==> flow/design.v <==
module floating_Mult(
    input               clk, 
    input               rst,
    input       [31:0]  OperandA,
    input       [31:0]  OperandB,
    input               in_valid,
    output              zero_exponent,  
    output              Exception,  
    output              NaN,  
    output reg          out_valid,
    output reg  [31:0]  out
);
    reg sign_out;
    reg normalize;  
    reg [7:0] Exponent_out;
    reg [22:0] Mantissa_out;
    reg [23:0] OperandA_reg, OperandB_reg;  
    reg [47:0] Mantissa_product;
    localparam BIAS = 127;
    always @(*) begin
        out = 32'b0;
        out_valid = 1'b0;
        sign_out = 1'b0;
        normalize = 1'b0;
        Exponent_out = 8'b0;
        Mantissa_out = 23'b0;
        OperandA_reg = 24'b0;
        OperandB_reg = 24'b0;
        Mantissa_product = 48'b0;
        if(~rst) begin
            out = 32'b0;
            out_valid = 1'b0;
        end
        else if(in_valid) begin 
            sign_out = OperandA[31] ^ OperandB[31];
       		OperandA_reg = (|OperandA[30:23]) ? {1'b1, OperandA[22:0]} : {1'b0, OperandA[22:0]};
            OperandB_reg = (|OperandB[30:23]) ? {1'b1, OperandB[22:0]} : {1'b0, OperandB[22:0]};
            Mantissa_product = OperandA_reg * OperandB_reg;
            normalize = Mantissa_product[47];  
            if(~normalize && ~zero_exponent) begin
      			Mantissa_product = Mantissa_product << 1 ;
      			Mantissa_out = Mantissa_product[46:24] + Mantissa_product[23] ;  
      			normalize = Mantissa_product[47];
      			Exponent_out = (OperandA[30:23] + OperandB[30:23] - BIAS);
    		end
  			else begin
  				Mantissa_out = Mantissa_product [46:24];  
  				Exponent_out = (OperandA[30:23] + OperandB[30:23] - BIAS) + normalize;
  			end
            if (zero_exponent) begin
                out = 32'b0;
                out_valid = 1'b1;
            end
            else if(NaN) begin
                out = {sign_out,8'b1111_1111, 23'b111_1111_1111_1111_1111_1111};
                out_valid = 1'b1;
            end
            else if(Exception) begin
                out = {sign_out,8'b1111_1111,23'b0};
                out_valid = 1'b1;
            end
            else if (normalize) begin
                out = {sign_out, Exponent_out, Mantissa_out};
                out_valid = 1'b1;
            end
        end
        else begin  
            out = 32'b0;
            out_valid = 1'b0;
        end
    end
    assign Exception = ( ( (&OperandA[30:23]) && (OperandA[22:0] == 0) )   || ( (&OperandB[30:23]) && (OperandB[22:0] == 0) ) ) ? 1'b1 : 1'b0;
    assign zero_exponent = ((OperandA[30:23] == 0) | (OperandB[30:23] == 0)) ? 1'b1 : 1'b0;
    assign NaN =( ( (OperandA[30:23] == 8'b1111_1111) && (OperandA [22:0] != 23'b0) ) || ( (OperandB[30:23] == 8'b1111_1111) && (OperandB [22:0] != 23'b0) ) ) ? 1 : 0; 
endmodule
module Adder(
    input               clk,
    input               rst,
    input       [31:0]  OperandA,
    input       [31:0]  OperandB,
    input               in_valid,
    output              Exception,  
    output              zero_exponent,
    output              NaN,
    output reg out_valid,
output reg [31:0] out
    );
reg signA;
reg [23:0] mantissaA;
reg [7:0] expA;
reg signB;
reg [23:0] mantissaB;
reg [7:0] expB, expB_new;
reg [24:0] mantissa_sum;
reg [23:0] mantissaB_shift;
reg sign_out;
reg [7:0] exp_out;
reg [22:0] mantissa_out;
reg [8:0] Diff_exponent;  
integer norm_i;
always @(*) begin
    out = 32'b0;
    out_valid = 1'b0;
    expB_new = 8'b0;
    mantissa_sum = 25'b0;
    mantissaB_shift = 24'b0;
    sign_out = 1'b0;
    exp_out = 8'b0;
    mantissa_out = 23'b0;
    Diff_exponent = 9'b0;
    signA = OperandA [31];
    expA = OperandA [30:23];
    mantissaA = (|OperandA[30:23]) ? {1'b1, OperandA[22:0]} : {1'b0, OperandA[22:0]};
    signB = OperandB [31];
    expB = OperandB [30:23];
    mantissaB = (|OperandB[30:23]) ? {1'b1, OperandB[22:0]} : {1'b0, OperandB[22:0]};
    if (~rst) begin
        out = 32'b0;
        out_valid = 1'b0;
    end
    else if(in_valid) begin
       if (expA < expB) begin
            {signA, expA, mantissaA, signB, expB, mantissaB} = {signB, expB, mantissaB, signA, expA, mantissaA};
        end
        Diff_exponent = expA - expB ;
        expB_new = expB + Diff_exponent ;
        mantissaB_shift = (Diff_exponent > 0) ? mantissaB >> Diff_exponent : mantissaB ;
        exp_out = expA;
        if(signA == signB) begin
            mantissa_sum = mantissaA + mantissaB_shift;
            sign_out = signA;
        end
        else begin
        if(mantissaA >= mantissaB_shift) begin
            mantissa_sum = mantissaA - mantissaB_shift;
            sign_out = signA;
        end
        else begin
            mantissa_sum = mantissaB_shift - mantissaA;
            sign_out = signB ;
        end
        end
        if(mantissa_sum[24]) begin
            mantissa_sum = mantissa_sum >> 1;  
            exp_out = exp_out + 1 ;
        end 
        for (norm_i = 0; norm_i < 24; norm_i = norm_i + 1)
            if (~ mantissa_sum[23] & (|mantissa_sum) )
            begin
            mantissa_sum = mantissa_sum << 1;
            exp_out = exp_out - 1;
            end
        mantissa_out = mantissa_sum[22:0];
         if(NaN) begin
            out = {sign_out,8'b1111_1111, 23'b111_1111_1111_1111_1111_1111};
            out_valid = 1'b1;
        end
        else if(Exception) begin
            out = {sign_out,8'b1111_1111,23'b0};
            out_valid = 1'b1;
        end
        else begin
            out = {sign_out, exp_out, mantissa_out};
            out_valid = 1'b1;
        end
    end
    else begin
        out_valid = 1'b0;
    end
end
assign NaN =( ( (OperandA[30:23] == 8'b1111_1111) && (OperandA [22:0] != 23'b0) ) || ( (OperandB[30:23] == 8'b1111_1111) && (OperandB [22:0] != 23'b0) ) ) ? 1 : 0;
assign Exception = ( ( (&OperandA[30:23]) && (OperandA[22:0] == 0) )   || ( (&OperandB[30:23]) && (OperandB[22:0] == 0) ) ) ? 1'b1 : 1'b0;
endmodule 
module Accumulator(
    input               clk, 
    input               rst,
    input    [31:0]     IN1,
    input               in_valid,
    input [7:0]         kernel_size,
    output reg [31:0]   Accumulator,
    output reg              output_valid
    );
wire [31:0] out;
wire [15:0] counter_tmp;
reg  [15:0] counter ;
assign counter_tmp = kernel_size*kernel_size;
always @(posedge clk or negedge rst) begin
    if(~rst) begin
        Accumulator <= 0;
        output_valid <= 0;
        counter <= 0;
    end
    else if (in_valid) begin
      counter <= counter + 1 ;
        if (counter == counter_tmp-1)
          begin
            counter <= 0;
            output_valid <= 1;
            Accumulator <= (counter == 0) ? IN1 : out;  
          end
        else if (counter == 0)begin
          Accumulator <= IN1;  
          output_valid <= 0;
        end
       else
         begin
        Accumulator <= out;
        output_valid <= 0;
         end
    end
    else begin
      Accumulator <= Accumulator;  
      output_valid <= 0;
      end
end
        Adder add_inst(
            .clk(clk),
            .rst(rst),
            .OperandA(IN1),
            .OperandB(Accumulator),
            .in_valid(in_valid),
            .Exception(),
            .zero_exponent(),
            .NaN(),
            .out_valid(),
            .out(out)
        );
endmodule 
module conv_mac (
    input         clk,
    input         rst,           
    input         in_valid,
    input  [31:0] OperandA,      
    input  [31:0] OperandB,      
    input  [7:0]  kernel_size,
    output        out_valid,
    output [31:0] result
);
wire        acc_en;
wire [31:0] mult_result;
floating_Mult multiplier(
    .clk(clk),
    .rst(rst),
    .OperandA(OperandA),
    .OperandB(OperandB),
    .in_valid(in_valid),
    .zero_exponent(),
    .Exception(),
    .NaN(),
    .out_valid(acc_en),
    .out(mult_result)
);
Accumulator accumulator(
    .clk(clk),
    .rst(rst),
    .IN1(mult_result),
    .in_valid(acc_en),
    .Accumulator(result),
    .output_valid(out_valid),
    .kernel_size(kernel_size)
);
endmodule
-- Tool chain data of conv_mac
What the tools print for conv_mac, step after step.
Line numbers count from 1 in the design file above.
Operators: Yosys type, input widths -> output width; for muxes data width and select width s.
Library cell names are shortened.
The mark -- stands for no value.
- top module: conv_mac
- clock: clk
- standard-cell library: sky130hd
- library corner: tt_025C_1v80

-- After elaboration
Yosys after proc, flatten, opt, wreduce and memory -nomap, before mapping. Memory bits, and registers merged into a memory's read port (data or address), are not among the register bits. Print and check cells are not counted. Equal cells are merged and count once.
- noted multiplexer cells: 204
- noted magnitude comparators: 3
- add/sub/neg operators: 35
- bitwise gates (word level) at 52
- noted shift-type cells: 1
- eq/ne operators at 6
- noted reductions and logical operators: 56
- multipliers at 2
- operators by type and width (cell ; count):
    $mux 25 ; 75
    $mul 24x24->48 ; 1
    $mux 8 ; 80
    $reduce_or 25->1 ; 24
    $mux 24 ; 12
    $mux 32 ; 8
    $sub 8x1->8 const B ; 24
    $mul 8x8->16 ; 1
    $logic_not 23->1 ; 4
    $reduce_bool 23->1 ; 4
    $mux 31 ; 2
    $sub 24x24->25 ; 2
    $mux 23 ; 2
    $eq 16x32->1 ; 1
    $eq 8x8->1 const B ; 4
    $reduce_and 8->1 ; 4
    $reduce_or 8->1 ; 4
    $not 1->1 ; 26
    $add 24x24->25 ; 1
    $and 1x1->1 ; 24
    $ge 24x24->1 ; 1
    $shr 24x9->24 ; 1
    $mux 1 ; 24
    $add 23x1->23 ; 1
    $sub 16x1->17 const B ; 1
    $add 16x1->16 const B ; 1
    $logic_not 16->1 ; 1
    $logic_not 8->1 ; 2
Not listed: further kinds 13, cells in them 24.
- input bits: 75
- register bits at 49
- noted output and inout bits: 33
- noted elaborated cells: 362

-- Longest topological paths
Yosys ltp: most cells in a row. Word level: on the elaborated netlist, between registers, memories and ports. Mapped: between sequential cells and ports; inverters and the memories' decode and read muxes count.
- depth in word-level cells: 151
- ABC_AREA at 1
- noted gate-level depth with buffers: 244
- mapped depth without buffers: 227

-- After synthesis
The flow's flattened synthesis, as Yosys stat reports it; memories are mapped. The netlist is that of the ABC_AREA named above (0 if unset); the other value can give another one.
The area totals of this step are shown rounded.
- cell types (type ; count ; total area (um2)):
    fa_1 ; 515 ; 1.03E+04
    nand2_1 ; 2195 ; 8.24E+03
    inv_1 ; 1403 ; 5.27E+03
    ha_1 ; 330 ; 4128.96
    nand3_1 ; 509 ; 2.55E+03
    nor2_1 ; 673 ; 2.53E+03
    xor2_1 ; 171 ; 1.5E+03
    o21ai_0 ; 257 ; 1.29E+03
    dfrtp_1 ; 49 ; 1.23E+03
    a21oi_1 ; 180 ; 900.864
    clkbuf_1 ; 210 ; 788.256
    xnor2_1 ; 60 ; 525.504
    nand4_1 ; 83 ; 519.248
    nor3_1 ; 60 ; 300.288
    buf_6 ; 25 ; 281.52
    nand2_2 ; 44 ; 275.264
    nor4_1 ; 40 ; 250.24
    a31oi_1 ; 38 ; 237.728
Other cell types: 49; their cells: 430.
- sequential area: 1200 um2
- buffer cells: 287
- mapped area: 44000 um2
- cells in the netlist at 7272
- flip-flops: 49

-- Timing after synthesis
Path of least setup slack by OpenSTA after synthesis, without wires, with an ideal clock, recovery checks aside; 20% of the period is set as input and as output delay. Where synthesis merged equal registers, the netlist keeps one of their names.
- path type: input port to flip-flop
- start: input port OperandB[28]
- end: register accumulator.Accumulator[29]
- stages at 214
- slack at 7806 ps
- input delay at 8800 ps
- required time: 43880 ps
- launch time at the first pin at 8800 ps
- noted library setup time: 120 ps
- delay of the path at 27394 ps
- arrival time at 36074 ps
- clock period at 44000 ps
- buffers on the path at 20
- noted synthesis period reached: 36194 ps
"delay of the path" = arrival - input delay + setup time.
"stages" counts driving pins, that of a launching flip-flop among them; a cell with two outputs on the path counts twice.
"synthesis period reached" is the clock period less the worst setup slack; recovery checks do not enter. This is arithmetic on one report: input and output delays are still those of the set period (20% each).
The rows between start and end are the longest chain of elaborated cells between them; the timing report does not say that the signal goes this way. Where chains are equally long, one stands for them.
Each line given opens the expression or statement behind the cell; cells for indexed reads and writes are added by Yosys, which also makes memories of some case tables.
A register here has more assigning lines than the two given.
- cells stage by stage: or4_1 -> nor2_1 -> clkbuf_1 -> inv_1 -> clkbuf_1 -> nand2_1 -> fa_1 -> fa_1 -> fa_1 -> inv_1 -> fa_1 -> inv_1 -> fa_1 -> fa_1 -> inv_1 -> fa_1 -> ha_1 -> nand2_1 -> (+178 left out) -> nand2_1 -> nand2_1 -> ha_1 -> inv_1 -> o21ai_0 -> ha_1 -> inv_1 -> nor2_1 -> a21oi_1 -> inv_1 -> ha_1 -> nand4_1 -> nor2_1 -> nand3_1 -> xor2_1 -> nand2_1 -> nand2_1 -> a21oi_2
- noted cells in the longest elaborated chain: 151
- elaborated cells between the ends (all ways): 328
- classes of those cells: 33 x add/sub; 1 x mul; 3 x compare; 3 x eq/ne; 1 x shift; 196 x mux; 51 x logic; 40 x reduce/logical
- RTL lines, path post-synthesis (what ; line ; RTL):
    start: declaration ; 234 ; input  [31:0] OperandB,
    $reduce_or 8->1 ; 37 ; OperandB_reg = (|OperandB[30:23]) ? {1'b1, OperandB[22:0]} : {1'b0, OperandB[22:0]};
    $mux 24 ; 37 ;
    $mul 24x24->48 ; 38 ;
    $not 1->1 ; 40 ; if(~normalize && ~zero_exponent) begin
    $logic_and 1x1->1 ; 40 ;
    $mux 1 ; 40 ;
    $mux 1 ; 34 ; else if(in_valid) begin
    (+137 left out) ; -- ;
    $not 1->1 ; 148 ; if (~ mantissa_sum[23] & (|mantissa_sum) )
    $and 1x1->1 ; 148 ;
    $mux 8 ; 148 ;
    $mux 31 ; 158 ; else if(Exception) begin
    $mux 31 ; 154 ; if(NaN) begin
    $mux 32 ; 117 ; if (~rst) begin
    $mux 32 ; 201 ; else if (counter == 0)begin
    end: assignment ; 199 ; Accumulator <= (counter == 0) ? IN1 : out;
    end: assignment ; 207 ; Accumulator <= out;
    end: declaration ; 180 ; output reg [31:0]   Accumulator,

-- Timing after layout
Path of least setup slack in the final report of job 1 (OpenROAD, finished layout, wires in). Where an end is a register, its clock arrival counts in the times.
The path's times are printed in steps of 10 ps; the period is the one set.
- path type: input port to flip-flop
- start: input port OperandB[11]
- end: register accumulator.Accumulator[28]
- stages at 199
- noted library setup time: 140 ps
- slack at 600 ps
- required time: 41980 ps
- arrival time at 41380 ps
- clock period at 41800 ps
- buffers on the path at 21
- input delay at 8360 ps
- launch time at the first pin at 8360 ps
The rows between start and end are the longest chain of elaborated cells between them; the timing report does not say that the signal goes this way. Where chains are equally long, one stands for them.
A register here has more assigning lines than the two given.
- cells stage by stage: clkbuf_1 -> clkbuf_2 -> nand2_1 -> fa_1 -> inv_1 -> fa_1 -> inv_1 -> fa_1 -> inv_1 -> fa_1 -> inv_1 -> fa_1 -> fa_1 -> inv_1 -> fa_1 -> ha_1 -> nand2_1 -> nor2_1 -> (+163 left out) -> nand2_1 -> nand2_2 -> ha_1 -> inv_1 -> o21ai_4 -> ha_1 -> inv_1 -> nor2_2 -> a21oi_2 -> nor2_2 -> nand3_2 -> nor2_4 -> nand3_4 -> nor2_4 -> xor2_1 -> nand2_2 -> a21oi_2 -> a21oi_1
- noted cells in the longest elaborated chain: 150
- elaborated cells between the ends (all ways): 321
- classes of those cells: 31 x add/sub; 1 x mul; 3 x compare; 2 x eq/ne; 1 x shift; 195 x mux; 49 x logic; 39 x reduce/logical
- RTL lines, path after layout (what ; line ; RTL):
    start: declaration ; 234 ; input  [31:0] OperandB,
    $mux 24 ; 37 ; OperandB_reg = (|OperandB[30:23]) ? {1'b1, OperandB[22:0]} : {1'b0, OperandB[22:0]};
    $mul 24x24->48 ; 38 ;
    $not 1->1 ; 40 ; if(~normalize && ~zero_exponent) begin
    $logic_and 1x1->1 ; 40 ;
    $mux 1 ; 40 ;
    $mux 1 ; 34 ; else if(in_valid) begin
    $mux 1 ; 30 ; if(~rst) begin
    (+136 left out) ; -- ;
    $not 1->1 ; 148 ; if (~ mantissa_sum[23] & (|mantissa_sum) )
    $and 1x1->1 ; 148 ;
    $mux 8 ; 148 ;
    $mux 31 ; 158 ; else if(Exception) begin
    $mux 31 ; 154 ; if(NaN) begin
    $mux 32 ; 117 ; if (~rst) begin
    $mux 32 ; 201 ; else if (counter == 0)begin
    end: assignment ; 199 ; Accumulator <= (counter == 0) ? IN1 : out;
    end: assignment ; 207 ; Accumulator <= out;
    end: declaration ; 180 ; output reg [31:0]   Accumulator,

conv_mac through Yosys and OpenROAD on sky130hd: 2 stored runs, unordered, with their settings and measured results. The constraints put input and output delay at 20% of the set period each and load the outputs with 0.01 pF.
The results are shown rounded.

Job 1

==> flow/run.sh <==
#!/bin/bash
# the make line also repeats the synthesis and layout settings of config.mk as NAME=value (left out here)
make -C /OpenROAD-flow-scripts/flow DESIGN_CONFIG=/design/flow/config.mk WORK_HOME=/design/flow/orfs CLKGATE_MAP_FILE= finish
==> flow/config.mk <==
export PLATFORM = sky130hd
export DESIGN_NAME = conv_mac
export DESIGN_NICKNAME = conv_mac
export VERILOG_FILES = /design/flow/design.v
export SDC_FILE = /design/flow/constraint.sdc
export NUM_CORES = 4
export LEC_CHECK = 0
export ABC_AREA = 1
export CAP_MARGIN = 15
export CELL_PAD_IN_SITES_DETAIL_PLACEMENT = 1
export CELL_PAD_IN_SITES_GLOBAL_PLACEMENT = 2
export CORE_ASPECT_RATIO = 1.74
export CORE_MARGIN = 6
export CORE_UTILIZATION = 21
export CTS_CLUSTER_DIAMETER = 225
export CTS_CLUSTER_SIZE = 37
export GPL_TIMING_DRIVEN = 0
export MAX_ROUTING_LAYER = met4
export MIN_ROUTING_LAYER = met2
export PLACE_DENSITY_LB_ADDON = 0.24
export SLEW_MARGIN = 20
==> flow/constraint.sdc <==
create_clock -name core_clock -period 41.8 [get_ports {clk}]
set_input_delay 8.3600 -clock core_clock [delete_from_list [all_inputs] [get_ports {clk}]]
set_output_delay 8.3600 -clock core_clock [all_outputs]
set_load 0.01 [all_outputs]

Measured in job 1:
- final design utilization at 25%
- area of the synthesized netlist at 44000 um2
- area of the die at 220000 um2
- setup total negative slack at 0 ps
- noted the post-route worst hold slack: 630 ps
- area of the standard cells in the finished layout at 53000 um2
- setup slack of the critical path at 600 ps

Job 2

==> flow/run.sh <==
#!/bin/bash
# the make line also repeats the synthesis and layout settings of config.mk as NAME=value (left out here)
make -C /OpenROAD-flow-scripts/flow DESIGN_CONFIG=/design/flow/config.mk WORK_HOME=/design/flow/orfs CLKGATE_MAP_FILE= finish
==> flow/config.mk <==
export PLATFORM = sky130hd
export DESIGN_NAME = conv_mac
export DESIGN_NICKNAME = conv_mac
export VERILOG_FILES = /design/flow/design.v
export SDC_FILE = /design/flow/constraint.sdc
export NUM_CORES = 4
export LEC_CHECK = 0
export CAP_MARGIN = 0
export CELL_PAD_IN_SITES_DETAIL_PLACEMENT = 0
export CELL_PAD_IN_SITES_GLOBAL_PLACEMENT = 3
export CORE_ASPECT_RATIO = 1.78
export CORE_MARGIN = 2
export CORE_UTILIZATION = 65
export GPL_ROUTABILITY_DRIVEN = 0
export MAX_ROUTING_LAYER = met5
export PLACE_DENSITY_LB_ADDON = 0.06
export SETUP_SLACK_MARGIN = 2.26
export SLEW_MARGIN = 25
==> flow/constraint.sdc <==
create_clock -name core_clock -period 24.9 [get_ports {clk}]
set_input_delay 4.9800 -clock core_clock [delete_from_list [all_inputs] [get_ports {clk}]]
set_output_delay 4.9800 -clock core_clock [all_outputs]
set_load 0.01 [all_outputs]

Job 2: no final report: placement broke off with FLW-0024.
